==> flow/design.v <==
`timescale 1ns / 1ps
module fir_filter
#(
    parameter NUM_ELEMENTS = 7
)
(
    input clk,
    input rst,
    input [ 7 : 0 ] weight_data,
    input [ 2 : 0 ] weight_idx,
    input weight_valid,
    output weight_ready,
    input [ 7 : 0 ] input_data,
    input input_valid,
    output input_ready,
    output [ 15 : 0 ] output_data,
    input output_ready,
    output output_valid
);
    assign weight_ready = 1;
    assign input_ready = 1;
    assign output_valid = 1;
    reg [7:0] weights [NUM_ELEMENTS-1:0];
    reg [7:0] values [NUM_ELEMENTS-1:0];
    integer i;
    always@(posedge clk)begin
        if (rst)begin
            for (i = 0; i< NUM_ELEMENTS; i = i+1)
                weights[i] = 0;
        end else if (weight_valid)
            weights[weight_idx] = weight_data;
        for (i = NUM_ELEMENTS-1; i> 0; i=i-1)begin
            values[i] <= rst?0:values[i-1];
        end
        values[0] <= rst?0:input_data;
    end
    wire [15:0] intermediate_sums [NUM_ELEMENTS-1:0];
    assign output_data = intermediate_sums[NUM_ELEMENTS-1];  
    generate
        genvar j;
        for (j = 0; j<NUM_ELEMENTS; j=j+1)begin:summation
            assign intermediate_sums[j] = (j?intermediate_sums[j-1]:0) + values[j]*weights[j];
        end
    endgenerate
endmodule
# Tool chain data of fir_filter
# Each step is given for the RTL above and for the edited RTL.
# Lines under "orig" count in the file above, lines under "edited" in the edited file.
# "diff" is "edited" less "orig", of the values as shown; "change_rel_pct" is that difference over "orig", in percent.
# Operators carry their Yosys type and port widths (W data, S select, Z words).
# Library cell names are shortened.
# The mark n/a stands for no value.
[setup]
design = "fir_filter"
clk_port = "clk"
lib = "sky130hd"
corner = "tt_025C_1v80"

# Diff
# Unified diff, file above to edited file.
# The edit is scripted: it alters the design's behaviour and was not made to optimise anything.
# begin of diff
@@ -40,5 +40,7 @@
         genvar j;
         for (j = 0; j<NUM_ELEMENTS; j=j+1)begin:summation
-            assign intermediate_sums[j] = (j?intermediate_sums[j-1]:0) + values[j]*weights[j];
+            reg [15:0] intermediate_sums_s1;
+            always @(posedge clk) intermediate_sums_s1 <= (j?intermediate_sums[j-1]:0) + values[j]*weights[j];
+            assign intermediate_sums[j] = intermediate_sums_s1;
         end
     endgenerate
# end of diff

# Word-level counts
# Counts by Yosys on the flattened word-level netlist (proc, flatten, opt, wreduce). Print and check cells are left out. Cells with the same type and inputs are merged into one.
# Memory sizes are those after Yosys's memory passes, which may raise the word count (mostly to a power of two), join words into wider ones and drop unused or constant bits.
[bits]
columns = ["element", "orig", "edited", "diff", "change_rel_pct"]
rows = [
  ["word_cells", 32, 39, 7, 21.88],
  ["ram_bits", 64, 64, 0, 0.00],
  ["n_memories", 1, 1, 0, 0.00],
  ["in_bits", 24, 24, 0, 0.00],
  ["register_bits", 56, 168, 112, 200.00],
]
[op_classes]
columns = ["element", "orig", "edited", "diff", "change_rel_pct"]
rows = [
  ["mux", 10, 10, 0, 0.00],
  ["n_mul", 7, 7, 0, 0.00],
  ["reduce_logical", 1, 1, 0, 0.00],
  ["add_sub_neg", 6, 6, 0, 0.00],
]
# Unchanged operator kinds not shown: 6.

# Depth
# Yosys ltp: most cells in a row. Word level: on the elaborated netlist, between registers, memories and ports. Mapped: between sequential cells and ports; inverters and the memories' decode and read muxes count.
[logic_depth]
columns = ["element", "orig", "edited", "diff", "change_rel_pct"]
rows = [
  ["ltp_word", 7, 4, -3, -42.86],
  ["abc_area", "0", "0", "n/a", "n/a"],
  ["depth_mapped", 26, 18, -8, -30.77],
  ["depth_no_buf", 26, 17, -9, -34.62],
]

# After synthesis
# The flow's flattened synthesis, as Yosys stat reports it; memories are mapped. The netlist is that of the ABC_AREA named above (0 if unset); the other value can give another one.
[types]
columns = ["cell", "orig", "edited", "diff", "change_rel_pct"]
rows = [
  ["inv_1", 503, 647, 144, 28.63],
  ["dfxtp_1", 64, 176, 112, 175.00],
  ["fa_1", 401, 336, -65, -16.21],
  ["nand2_1", 168, 233, 65, 38.69],
  ["ha_1", 183, 246, 63, 34.43],
  ["xnor2_1", 28, 81, 53, 189.29],
  ["and2_1", 302, 256, -46, -15.23],
  ["nor2_1", 42, 84, 42, 100.00],
  ["a21oi_1", 10, 52, 42, 420.00],
  ["o21ai_0", 2, 28, 26, 1300.00],
  ["clkbuf_1", 19, 37, 18, 94.74],
  ["o21bai_1", 0, 14, 14, "n/a"],
  ["a21o_1", 6, 19, 13, 216.67],
  ["nor2b_1", 61, 69, 8, 13.11],
  ["o21a_1", 2, 10, 8, 400.00],
  ["a211oi_1", 0, 8, 8, "n/a"],
  ["nand3_1", 1, 8, 7, 700.00],
  ["nor3_1", 1, 8, 7, 700.00],
]
# Unchanged cell types not shown: 4.
# The list need not be complete.
[synth_totals]
columns = ["element", "orig", "edited", "diff", "change_rel_pct"]
rows = [
  ["area_um2", 18706.7, 22928.2, 4221.5, 22.57],
  ["sequential_area_um2", 2722.6, 4964.8, 2242.2, 82.36],
  ["cell_count", 1875, 2459, 584, 31.15],
  ["buf_cells", 24, 42, 18, 75.00],
  ["ffs", 112, 224, 112, 100.00],
]

# Path before layout
# OpenSTA on the mapped netlist: ideal clock, no wires. The path of least setup slack (recovery checks aside). Input and output delay are each 20% of the period. Register names are those of the netlist, which keeps one name where synthesis merged equal registers.
[synth_path]
columns = ["element", "orig", "edited", "diff", "change_rel_pct"]
rows = [
  ["path_type", "reg2out", "reg2reg", "n/a", "n/a"],
  ["from", "reg values[0][4]", "mem weights[3][0]", "n/a", "n/a"],
  ["to", "out output_data[15]", "reg summation[3].intermediate_sums_s1[14]", "n/a", "n/a"],
  ["path_delay_ns", 6.659, 4.144, -2.515, -37.77],
  ["required_time_ns", 10.400, 12.882, 2.482, 23.87],
  ["arrival_ns", 6.659, 4.026, -2.633, -39.54],
  ["t_first_pin_ns", 0.000, 0.000, 0.000, "n/a"],
  ["setup_time_ns", "n/a", 0.118, "n/a", "n/a"],
  ["clock_period_ns", 13.0, 13.0, 0.0, 0.00],
  ["setup_slack_ns", 3.741, 8.856, 5.115, "n/a"],
  ["stages", 26, 17, -9, -34.62],
  ["out_delay_ns", 2.600, "n/a", "n/a", "n/a"],
  ["synth_period_reached_ns", 9.259, 4.144, -5.115, -55.24],
]
# "path_delay_ns" is the arrival time less input delay plus setup time.
# At an output port there is no setup time.
# "stages" counts driving pins, that of a launching flip-flop among them; a cell with two outputs on the path counts twice.
# "synth_period_reached_ns" = period - worst setup slack (recovery checks aside). The figure is calculated, with input and output delays left at 20% of the set period.
# Between the ends stands the longest chain of elaborated cells between them, by number of cells; it is not shown to be the way that was timed. Of several equally long chains one is given.
# Each line given opens the expression or statement behind the cell; cells for indexed reads and writes are added by Yosys, which also makes memories of some case tables.
# The chain passes a memory read, where the word-level depth is cut; so it can be longer than that depth.
[synth_via_orig]
cell_sequence = "dfxtp_1 > clkbuf_1 > and2_1 > fa_1 > inv_1 > fa_1 > inv_1 > fa_1 > fa_1 > inv_1 > fa_1 > fa_1 > inv_1 > fa_1 > fa_1 > inv_1 > fa_1 > inv_1 > ha_1 > a21o_1 > a21o_1 > a21oi_1 > o21ai_0 > o41ai_2 > o21ai_1 > xnor2_1"
elab_chain_cells = 7
[synth_rtl_orig]
columns = ["element", "line_no", "text"]
rows = [
  ["start, declared", 24, "reg [7:0] values [NUM_ELEMENTS-1:0];"],
  ["start, assigned", 35, "values[0] <= rst?0:input_data;"],
  ["$mul A8 B8 Y16", 42, "assign intermediate_sums[j] = (j?intermediate_sums[j-1]:0) + values[j]*weights[j];"],
  ["$add A16 B16 Y16 (6 in a row)", 42, ""],
  ["end, declared", 16, "output [ 15 : 0 ] output_data,"],
]
[synth_via_edited]
cell_sequence = "edfxtp_1 > clkbuf_1 > nand2_1 > fa_1 > inv_1 > fa_1 > fa_1 > inv_1 > fa_1 > inv_1 > ha_1 > a21o_1 > a21oi_1 > o22ai_1 > o41ai_2 > o21bai_1 > xnor2_1"
elab_chain_cells = 3
[synth_rtl_edited]
columns = ["element", "line_no", "text"]
rows = [
  ["start, declared", 23, "reg [7:0] weights [NUM_ELEMENTS-1:0];"],
  ["$mem_v2 Z8 W8", 23, ""],
  ["$mul A8 B8 Y16", 43, "always @(posedge clk) intermediate_sums_s1 <= (j?intermediate_sums[j-1]:0) + values[j]*weights[j];"],
  ["$add A16 B16 Y16", 43, ""],
  ["end, assigned", 43, ""],
  ["end, declared", 42, "reg [15:0] intermediate_sums_s1;"],
]

# Path in the finished layout
# From the final timing report of the runs of pair 1: the path of least setup slack in the routed layout; clock arrival at registers is part of the times.
[layout_path]
columns = ["element", "orig", "edited", "diff", "change_rel_pct"]
rows = [
  ["path_type", "reg2out", "reg2reg", "n/a", "n/a"],
  ["from", "reg values[0][5]", "mem weights[3][2]", "n/a", "n/a"],
  ["to", "out output_data[15]", "reg summation[3].intermediate_sums_s1[14]", "n/a", "n/a"],
  ["t_first_pin_ns", 0.38, 0.56, 0.18, 47.37],
  ["required_time_ns", 9.12, 11.84, 2.72, 29.82],
  ["setup_slack_ns", 0.54, 6.86, 6.32, "n/a"],
  ["setup_time_ns", "n/a", 0.11, "n/a", "n/a"],
  ["out_delay_ns", 2.28, "n/a", "n/a", "n/a"],
  ["stages", 24, 16, -8, -33.33],
  ["arrival_ns", 8.58, 4.98, -3.60, -41.96],
  ["clock_period_ns", 11.4, 11.4, 0.0, 0.00],
]
# Between the ends stands the longest chain of elaborated cells between them, by number of cells; it is not shown to be the way that was timed. Of several equally long chains one is given.
# The chain passes a memory read, where the word-level depth is cut; so it can be longer than that depth.
[layout_via_orig]
cell_sequence = "dfxtp_1 > nand2_1 > fa_1 > fa_1 > inv_1 > fa_1 > fa_1 > inv_1 > fa_1 > fa_1 > inv_1 > fa_1 > fa_1 > inv_1 > fa_1 > inv_1 > ha_1 > o21a_1 > o21ai_0 > a21oi_1 > o41ai_2 > o21ai_1 > xnor2_1 > clkdlybuf4s50_1"
elab_chain_cells = 7
[layout_rtl_orig]
columns = ["element", "line_no", "text"]
rows = [
  ["start, declared", 24, "reg [7:0] values [NUM_ELEMENTS-1:0];"],
  ["start, assigned", 35, "values[0] <= rst?0:input_data;"],
  ["$mul A8 B8 Y16", 42, "assign intermediate_sums[j] = (j?intermediate_sums[j-1]:0) + values[j]*weights[j];"],
  ["$add A16 B16 Y16 (6 in a row)", 42, ""],
  ["end, declared", 16, "output [ 15 : 0 ] output_data,"],
]
[layout_via_edited]
cell_sequence = "edfxtp_1 > nand2_1 > fa_1 > fa_1 > inv_1 > fa_1 > inv_1 > fa_1 > inv_1 > ha_1 > a21o_1 > a21oi_1 > o22ai_1 > o41ai_2 > o21bai_1 > xnor2_1"
elab_chain_cells = 3
[layout_rtl_edited]
columns = ["element", "line_no", "text"]
rows = [
  ["start, declared", 23, "reg [7:0] weights [NUM_ELEMENTS-1:0];"],
  ["$mem_v2 Z8 W8", 23, ""],
  ["$mul A8 B8 Y16", 43, "always @(posedge clk) intermediate_sums_s1 <= (j?intermediate_sums[j-1]:0) + values[j]*weights[j];"],
  ["$add A16 B16 Y16", 43, ""],
  ["end, assigned", 43, ""],
  ["end, declared", 42, "reg [15:0] intermediate_sums_s1;"],
]

# Measured runs
# Runs of the flow (Yosys, OpenROAD) on both versions; the two runs of a pair have the same settings. The constraints put input and output delay at 20% of the set period each and load the outputs with 0.01 pF.
[flow_settings_pair_1]
CORE_UTILIZATION = 40
period_ns = 11.4
CAP_MARGIN = 20
CORE_MARGIN = 2
SLEW_MARGIN = 20
[results_pair_1]
columns = ["element", "orig", "edited", "diff", "change_rel_pct"]
rows = [
  ["dieArea_um2", 48512.3, 59250.9, 10738.6, 22.14],
  ["achieved_clock_period_ns", 10.859, 4.544, -6.315, -58.15],
  ["cell_area_final_um2", 20039.2, 25156.6, 5117.4, 25.54],
  ["utilization_frac", 0.432, 0.445, 0.013, "n/a"],
  ["timing.hold.ws_ns", 0.620, 0.457, -0.163, "n/a"],
  ["setup_worst_slack_ns", 0.541, 6.856, 6.315, "n/a"],
  ["post_synth_area_um2", 18706.7, 22928.2, 4221.5, 22.57],
  ["final_setup_tns_ns", 0.000, 0.000, 0.000, "n/a"],
]
[flow_settings_pair_2]
CELL_PAD_IN_SITES_DETAIL_PLACEMENT = 2
CELL_PAD_IN_SITES_GLOBAL_PLACEMENT = 3
CORE_UTILIZATION = 39
GPL_ROUTABILITY_DRIVEN = 1
PLACE_DENSITY_LB_ADDON = 0.12
SETUP_SLACK_MARGIN = 2.4
period_ns = 8.73
CAP_MARGIN = 20
CORE_MARGIN = 2
SLEW_MARGIN = 20
[results_pair_2]
columns = ["element", "orig", "edited", "diff", "change_rel_pct"]
rows = [
  ["dieArea_um2", 49733.5, 60745.0, 11011.5, 22.14],
  ["achieved_clock_period_ns", 9.411, 4.553, -4.858, -51.62],
  ["cell_area_final_um2", 22720.5, 25161.6, 2441.1, 10.74],
  ["utilization_frac", 0.478, 0.434, -0.044, "n/a"],
  ["timing.hold.ws_ns", 0.526, 0.470, -0.056, "n/a"],
  ["setup_worst_slack_ns", -0.681, 4.177, 4.858, "n/a"],
  ["post_synth_area_um2", 18706.7, 22928.2, 4221.5, 22.57],
  ["final_setup_tns_ns", -3.789, 0.000, 3.789, "n/a"],
]
# "achieved_clock_period_ns" means the clock period less the worst setup slack. The figure is calculated, with input and output delays left at 20% of the set period.
